==> flow/design.v <==
`default_nettype none
module organ_tone (
    input  logic        clk,
    input  logic        rst,
    input  logic [3:0]  SW,
    output logic        tone,
    output logic [15:0] lcd_freq
);
logic newclock;  
logic reset;  
logic [31:0]d;  
logic [31:0]desiredfreq;  
logic [23:0] LcdDisplay;  
logic [31:0] ScopeInfoB;  
getdesiredfreq getfreq (.clk(clk), .SW(SW[3:1]),.desiredfreq(desiredfreq),
.LcdDisplay(LcdDisplay),.LcdinfoDisplay(lcd_freq),.ScopeInfoB(ScopeInfoB));
counter counter1(.clk(clk), .reset(reset | rst), .Q(d));
clockdiv clockdiv1(.d(d),.desiredfreq(desiredfreq),.clk(clk),.rst(rst),.reset(reset),.newclock(newclock));
mux2 mux (.a(newclock), .b(1'b0),.sel(SW[0]),.out(tone));
endmodule
module counter(input logic clk, input logic reset, output logic [31:0] Q);
always_ff @ (posedge (clk))
begin 
	if (reset)
		begin
		Q<=32'b1;
		end
	else
		Q<=Q+32'b1;
end
endmodule
module clockdiv (input logic [31:0] d,input logic [31:0] desiredfreq,input logic clk, input logic rst, output logic reset, output logic newclock);
always_ff @ (posedge (clk))
begin
	if (rst)
		begin
		newclock<=1'b0;
		reset<=1'b0;
		end
	else if (d==((32'd25000000/(desiredfreq))-32'd1))
		begin
		newclock<=1'b1;
		end
	else if (d>=((32'd50000000/(desiredfreq))-32'b1))
		begin
		newclock<=1'b0;
		reset<=1'b1;
		end
	else
		begin
		newclock<= newclock;
		reset<=1'b0;
		end
end
endmodule
module getdesiredfreq (
input logic clk, 
input logic [2:0] SW,
output logic [31:0] desiredfreq, 
output logic [23:0] LcdDisplay,
output logic [15:0] LcdinfoDisplay,
output logic [31:0] ScopeInfoB);
parameter character_0 =8'h30;
parameter character_1 =8'h31;
parameter character_2 =8'h32;
parameter character_3 =8'h33;
parameter character_4 =8'h34;
parameter character_5 =8'h35;
parameter character_6 =8'h36;
parameter character_7 =8'h37;
parameter character_8 =8'h38;
parameter character_9 =8'h39;
parameter character_A =8'h41;
parameter character_B =8'h42;
parameter character_C =8'h43;
parameter character_D =8'h44;
parameter character_E =8'h45;
parameter character_F =8'h46;
parameter character_G =8'h47;
parameter character_H =8'h48;
parameter character_I =8'h49;
parameter character_J =8'h4A;
parameter character_K =8'h4B;
parameter character_L =8'h4C;
parameter character_M =8'h4D;
parameter character_N =8'h4E;
parameter character_O =8'h4F;
parameter character_P =8'h50;
parameter character_Q =8'h51;
parameter character_R =8'h52;
parameter character_S =8'h53;
parameter character_T =8'h54;
parameter character_U =8'h55;
parameter character_V =8'h56;
parameter character_W =8'h57;
parameter character_X =8'h58;
parameter character_Y =8'h59;
parameter character_Z =8'h5A;
parameter character_lowercase_a= 8'h61;
parameter character_lowercase_b= 8'h62;
parameter character_lowercase_c= 8'h63;
parameter character_lowercase_d= 8'h64;
parameter character_lowercase_e= 8'h65;
parameter character_lowercase_f= 8'h66;
parameter character_lowercase_g= 8'h67;
parameter character_lowercase_h= 8'h68;
parameter character_lowercase_i= 8'h69;
parameter character_lowercase_j= 8'h6A;
parameter character_lowercase_k= 8'h6B;
parameter character_lowercase_l= 8'h6C;
parameter character_lowercase_m= 8'h6D;
parameter character_lowercase_n= 8'h6E;
parameter character_lowercase_o= 8'h6F;
parameter character_lowercase_p= 8'h70;
parameter character_lowercase_q= 8'h71;
parameter character_lowercase_r= 8'h72;
parameter character_lowercase_s= 8'h73;
parameter character_lowercase_t= 8'h74;
parameter character_lowercase_u= 8'h75;
parameter character_lowercase_v= 8'h76;
parameter character_lowercase_w= 8'h77;
parameter character_lowercase_x= 8'h78;
parameter character_lowercase_y= 8'h79;
parameter character_lowercase_z= 8'h7A;
parameter character_colon = 8'h3A;           
parameter character_stop = 8'h2E;            
parameter character_semi_colon = 8'h3B;    
parameter character_minus = 8'h2D;          
parameter character_divide = 8'h2F;          
parameter character_plus = 8'h2B;           
parameter character_comma = 8'h2C;           
parameter character_less_than = 8'h3C;     
parameter character_greater_than = 8'h3E;  
parameter character_equals = 8'h3D;          
parameter character_question = 8'h3F;       
parameter character_dollar = 8'h24;          
parameter character_space=8'h20;            
parameter character_exclaim=8'h21;           
always_comb
	case(SW[2:0])
	3'b000: 
		begin
		desiredfreq=32'd523; 
		LcdDisplay={character_D,character_O,character_space}; 
		LcdinfoDisplay=16'h0523;
		ScopeInfoB={character_S,character_0,character_0,character_0};
		end
	3'b001: 
		begin 
		desiredfreq=32'd587; 
		LcdDisplay={character_R,character_E,character_space}; 
		LcdinfoDisplay=16'h0587;
		ScopeInfoB={character_S,character_0,character_0,character_1};
		end
	3'b010: 
		begin 
		desiredfreq=32'd659; 
		LcdDisplay={character_M, character_E,character_space}; 
		LcdinfoDisplay=16'h0659;
		ScopeInfoB={character_S,character_0,character_1,character_0};
		end
	3'b011: 
		begin 
		desiredfreq=32'd698; 
		LcdDisplay={character_F, character_A,character_space}; 
		LcdinfoDisplay=16'h0698;
		ScopeInfoB={character_S,character_0,character_1,character_1};
		end
	3'b100: 
		begin 
		desiredfreq=32'd783; 
		LcdDisplay={character_S, character_O,character_space}; 
		LcdinfoDisplay=16'h0783;
		ScopeInfoB={character_S,character_1,character_0,character_0};
		end
	3'b101: 
		begin 
		desiredfreq=32'd880; 
		LcdDisplay={character_L, character_A,character_space}; 
		LcdinfoDisplay=16'h0880;
		ScopeInfoB={character_S,character_1,character_0,character_1};
		end
	3'b110: 
		begin 
		desiredfreq=32'd987; 
		LcdDisplay={character_T, character_I,character_space};
		LcdinfoDisplay=16'h0987;
		ScopeInfoB={character_S,character_1,character_1,character_0};
		end
	3'b111: 
		begin 
		desiredfreq=32'd1046; 
		LcdDisplay={character_D, character_O, character_2};
		LcdinfoDisplay=16'h1046;
		ScopeInfoB={character_S,character_1,character_1,character_1};
		end
	default:
		begin 
		desiredfreq=32'd1000; 
		LcdDisplay={character_N, character_O,character_space};		
		LcdinfoDisplay=16'h1000;
		ScopeInfoB={character_S,character_lowercase_z,character_lowercase_z,character_lowercase_z};
		end 
	endcase
endmodule
module mux2 (input logic a, input logic b, input logic sel, output logic out);
assign out=sel?a:b;
endmodule
# Reports on organ_tone
# What the tools print for organ_tone, step after step.
# Line numbers count from 1 in the design file above.
# Operators carry their Yosys type and port widths (W data, S select, Z words).
# Cell names lack the library's common part.
# The mark -- stands for no value.
dict set report setup {
  design {organ_tone}
  clk_port {clk}
  lib {sky130hd}
  pvt_corner {tt_025C_1v80}
}

# Elaborated design
# Yosys after proc, flatten, opt, wreduce and memory -nomap, before mapping. Memory bits, and registers merged into a memory's read port (data or address), are not among the register bits. Print and check cells are not counted. Equal cells are merged and count once.
# Yosys's memory passes give these memory sizes; they may raise the number of words (mostly to a power of two), join words into wider ones and drop unused or constant bits.
dict set report op_classes {
  n_div 2
  eq_ne 1
  add_sub_neg 3
  cmp 1
  logic 1
  muxes 4
  n_reduce_logical 1
}
# operator n
set ops {}
lappend ops {{$div A26 B32 Y32 const A} 1}
lappend ops {{$div A25 B32 Y32 const A} 1}
lappend ops {{$sub A32 B1 Y32 const B} 2}
lappend ops {{$add A32 B1 Y32 const B} 1}
lappend ops {{$ge A32 B32 Y1} 1}
lappend ops {{$eq A32 B32 Y1} 1}
lappend ops {{$mux W1} 4}
lappend ops {{$reduce_bool A2 Y1} 1}
lappend ops {{$or A1 B1 Y1} 1}
dict set report word_totals {
  output_inout_bits 17
  rom_bits 296
  ff_bits 34
  wordCells 17
  memories 1
}
# name words word_bits rd wr line_no
set mem_list {}
lappend mem_list {{(name not given)} 8 37 1 0 140} ;# case(SW[2:0])

# Longest topological paths
# Yosys ltp: most cells in a row. Word level: on the elaborated netlist, between registers, memories and ports. Mapped: between sequential cells and ports; inverters and the memories' decode and read muxes count.
dict set report logic_depth {
  depth_word 5
  ABC_AREA 0
  depth_mapped 389
  mapped_depth_nobuf 353
}

# After synthesis
# Source: synth_stat.txt of the flow (Yosys; design flattened, memories mapped). It holds for the ABC_AREA given above (unset counts as 0); a run with the other value may have another netlist.
# The area totals of this step are shown rounded.
dict set report synth_totals {
  seq_area_um2 681
  mapped_cells 7299
  ffs 34
  synth_area_um2 51300
}
# type n
set by_type {}
lappend by_type {ha_1 467}
lappend by_type {xnor2_1 372}
lappend by_type {a21oi_1 568}
lappend by_type {nor2_1 719}
lappend by_type {nand2_1 634}
lappend by_type {o21ai_0 425}
lappend by_type {xor2_1 180}
lappend by_type {o21a_1 171}
lappend by_type {mux2_2 112}
lappend by_type {a21o_1 163}
lappend by_type {nor3_1 242}
lappend by_type {nand3_1 225}
lappend by_type {mux2i_1 103}
lappend by_type {a211oi_1 118}
lappend by_type {nand4_1 125}
lappend by_type {o211ai_1 93}
lappend by_type {nand2b_1 109}
lappend by_type {dfxtp_1 34}
# Not listed: further types 183, cells in them 2439.
# The figures by module come from a second, unflattened synthesis with its own total; it is not the netlist above.
dict set report hier_totals {
  hier_cells 9815
  hier_area_um2 66100
}
# Each row is one instance without its submodules.
# mod cells seq_area_um2 instances area_um2
set by_module {}
lappend by_module {clockdiv 9517 40.0 1 63700}
lappend by_module {counter 168 641 1 1480}
lappend by_module {getdesiredfreq 127 0.0 1 898}
lappend by_module {mux2 1 0.0 1 15.0}
lappend by_module {organ_tone 2 0.0 1 10.0}

# Timing after synthesis
# Source: OpenSTA report_checks on the synthesized netlist (no wires, ideal clock, input and output delay 20% of the period each), path of least setup slack; recovery checks are left aside. Register names are those of the netlist, which keeps one name where synthesis merged equal registers.
dict set report synth_timing {
  path_type {in2reg}
  from {input port SW[3]}
  to {register clockdiv1.newclock}
  path_delay_ns 68.249
  setup_time_ns 0.117
  required_time_ns 99.883
  clock_period_ns 100.0
  slack_ns 11.751
  input_delay_ns 20.000
  n_path_buf 47
  launch_ns 20.000
  t_arrival_ns 88.132
  stages 345
  synth_period_reached_ns 88.249
}
# "path_delay_ns" is the arrival time less input delay plus setup time.
# "stages" counts driving pins, that of a launching flip-flop among them; a cell with two outputs on the path counts twice.
# "synth_period_reached_ns" = period - worst setup slack (recovery checks aside). The figure is calculated, with input and output delays left at 20% of the set period.
# The rows between start and end are the longest chain of elaborated cells between them; the timing report does not say that the signal goes this way. Where chains are equally long, one stands for them.
# Each line given opens the expression or statement behind the cell; cells for indexed reads and writes are added by Yosys, which also makes memories of some case tables.
# The chain passes a memory read, where the word-level depth is cut; so it can be longer than that depth.
# At most two assigning lines are given for a register; there are more.
dict set report synth_between {
  path_cell_list {buf_6 > buf_12 > buf_12 > clkbuf_4 > buf_2 > buf_1 > buf_1 > nand2b_1 > ha_1 > inv_1 > o21ba_2 > nor3_1 > ha_1 > o21a_1 > o2bb2ai_1 > nor3_1 > or2_2 > ha_1 > [... 309 more ...] > a21o_1 > a21oi_1 > o2111ai_1 > nor2_1 > o31ai_1 > a2111oi_1 > nand4_1 > inv_1 > ha_1 > nand2_1 > or3_1 > clkbuf_1 > o21ai_0 > a21oi_1 > o311ai_0 > a21oi_1 > a22oi_1 > nor2_1}
  elab_chain_cells 6
  cone_cells 10
  cone_lines 3
}
# element line_no
set synth_lines {}
lappend synth_lines {{start, declared} 5} ;# input  logic [3:0]  SW,
lappend synth_lines {{$mem_v2 Z8 W37} 140} ;# case(SW[2:0])
lappend synth_lines {{$div A26 B32 Y32} 44} ;# else if (d>=((32'd50000000/(desiredfreq))-32'b1))
lappend synth_lines {{$sub A32 B1 Y32} 44}
lappend synth_lines {{$ge A32 B32 Y1} 44}
lappend synth_lines {{$mux W1} 44}
lappend synth_lines {{$mux W1} 40} ;# else if (d==((32'd25000000/(desiredfreq))-32'd1))
lappend synth_lines {{end, assigned} 42} ;# newclock<=1'b1;
lappend synth_lines {{end, assigned} 51} ;# newclock<= newclock;
lappend synth_lines {{end, declared} 32} ;# module clockdiv (input logic [31:0] d,input logic [31:0] desiredfreq,input logic clk, input logic rst, output ...

# Worst path after layout
# From the final timing report of flow run A: the path of least setup slack in the routed layout; clock arrival at registers is part of the times.
dict set report layout_timing {
  path_type {in2reg}
  from {input port SW[2]}
  to {register clockdiv1.reset}
  t_arrival_ns 94.45
  required_time_ns 97.24
  input_delay_ns 19.42
  launch_ns 19.42
  setup_time_ns 0.14
  clock_period_ns 97.1
  n_path_buf 9
  stages 331
  slack_ns 2.79
}
# The rows between start and end are the longest chain of elaborated cells between them; the timing report does not say that the signal goes this way. Where chains are equally long, one stands for them.
# The chain passes a memory read, where the word-level depth is cut; so it can be longer than that depth.
# At most two assigning lines are given for a register; there are more.
dict set report layout_between {
  path_cell_list {dlymetal6s2s_1 > buf_4 > clkinvlp_4 > buf_4 > ha_1 > nand2_1 > clkinv_2 > ha_1 > xnor2_1 > nor3_1 > ha_1 > o21a_1 > o2bb2ai_1 > nor3_1 > or2_2 > ha_1 > o21ai_0 > o31ai_4 > [... 295 more ...] > o21ai_0 > nand2b_1 > a21oi_1 > nor2b_1 > o21ai_0 > nand2b_1 > a21oi_1 > nor2b_1 > o21ai_0 > nand2b_1 > a21oi_1 > nor2b_1 > o21ai_0 > nand2b_1 > a21oi_1 > o21ai_0 > a31oi_1 > a311oi_1}
  elab_chain_cells 5
  cone_cells 8
  cone_lines 3
}
# element line_no
set layout_lines {}
lappend layout_lines {{start, declared} 5} ;# input  logic [3:0]  SW,
lappend layout_lines {{$mem_v2 Z8 W37} 140} ;# case(SW[2:0])
lappend layout_lines {{$div A26 B32 Y32} 44} ;# else if (d>=((32'd50000000/(desiredfreq))-32'b1))
lappend layout_lines {{$sub A32 B1 Y32} 44}
lappend layout_lines {{$ge A32 B32 Y1} 44}
lappend layout_lines {{$mux W1} 44}
lappend layout_lines {{end, assigned} 38} ;# reset<=1'b0;
lappend layout_lines {{end, assigned} 47} ;# reset<=1'b1;
lappend layout_lines {{end, declared} 32} ;# module clockdiv (input logic [31:0] d,input logic [31:0] desiredfreq,input logic clk, input logic rst, output ...

; Module organ_tone, platform sky130hd: 5 stored runs of the flow (Yosys, OpenROAD) with differing settings, in no particular order. Input and output delays are each 20% of the period that was set; the output load is 0.01 pF.
; "achieved_clock_period_ns" is the run's clock period less its worst setup slack. It is reckoned from that one timing run; input and output delays stay at 20% of the period that was set.
; "worst_path_allowed_less_slack_ns" is the time allowed to the run's worst setup path (the clock period less input and output delay, where it has them) less its slack. Clock arrival times count: a late capture clock shortens it, a late launch clock lengthens it.
; Measured values are rounded.

[flow run A: settings]
CORE_UTILIZATION = 40
SETUP_SLACK_MARGIN = -2.0
period_ns = 97.1
CAP_MARGIN = 20
CORE_MARGIN = 2
SLEW_MARGIN = 20
[flow run A: results]
yosys_chip_area_um2 = 51300
final_die_area_um2 = 131000
stdcell_area_um2 = 53000
final_util_pct = 41.6
setup_worst_slack_ns = 2.79
setup_tns_ns = 0.000
ws_hold_ns = 0.477
achieved_clock_period_ns = 94.310
worst_path_allowed_less_slack_ns = 74.89
worst_path_kind = in2reg

[flow run B: settings]
CELL_PAD_IN_SITES_DETAIL_PLACEMENT = 0
CORE_MARGIN = 3
CORE_UTILIZATION = 26
CTS_CLUSTER_SIZE = 42
GPL_ROUTABILITY_DRIVEN = 0
GPL_TIMING_DRIVEN = 0
HOLD_SLACK_MARGIN = 0.28
PLACE_DENSITY = 0.66
SETUP_SLACK_MARGIN = 5.0
SLEW_MARGIN = 30
TNS_END_PERCENT = 55
period_ns = 100.0
CAP_MARGIN = 20
[flow run B: results]
yosys_chip_area_um2 = 51300
final_die_area_um2 = 203000
stdcell_area_um2 = 57800
final_util_pct = 29.6
setup_worst_slack_ns = 8.57
setup_tns_ns = 0.000
ws_hold_ns = 0.484
achieved_clock_period_ns = 91.430
worst_path_allowed_less_slack_ns = 71.43
worst_path_kind = in2reg

[flow run C: settings]
CELL_PAD_IN_SITES_GLOBAL_PLACEMENT = 0
CORE_ASPECT_RATIO = 1.13
CORE_UTILIZATION = 62
CTS_CLUSTER_DIAMETER = 348
CTS_CLUSTER_SIZE = 16
PLACE_DENSITY_LB_ADDON = 0.29
SETUP_SLACK_MARGIN = -2.0
period_ns = 93.1
CAP_MARGIN = 20
CORE_MARGIN = 2
SLEW_MARGIN = 20
[flow run C: results]
yosys_chip_area_um2 = 51300
final_die_area_um2 = 85000
stdcell_area_um2 = 52700
final_util_pct = 64.0
setup_worst_slack_ns = 2.13
setup_tns_ns = 0.000
ws_hold_ns = 0.500
achieved_clock_period_ns = 90.975
worst_path_allowed_less_slack_ns = 72.35
worst_path_kind = in2reg

[flow run D: settings]
CORE_UTILIZATION = 40
period_ns = 97.1
CAP_MARGIN = 20
CORE_MARGIN = 2
SLEW_MARGIN = 20
[flow run D: results]
yosys_chip_area_um2 = 51300
final_die_area_um2 = 131000
stdcell_area_um2 = 53200
final_util_pct = 41.8
setup_worst_slack_ns = 4.48
setup_tns_ns = 0.000
ws_hold_ns = 0.476
achieved_clock_period_ns = 92.622
worst_path_allowed_less_slack_ns = 73.20
worst_path_kind = in2reg

[flow run E: settings]
CORE_UTILIZATION = 40
period_ns = 100.0
CAP_MARGIN = 20
CORE_MARGIN = 2
SLEW_MARGIN = 20
[flow run E: results]
yosys_chip_area_um2 = 51300
final_die_area_um2 = 131000
stdcell_area_um2 = 53100
final_util_pct = 41.7
setup_worst_slack_ns = 4.91
setup_tns_ns = 0.000
ws_hold_ns = 0.470
achieved_clock_period_ns = 95.090
worst_path_allowed_less_slack_ns = 75.09
worst_path_kind = in2reg
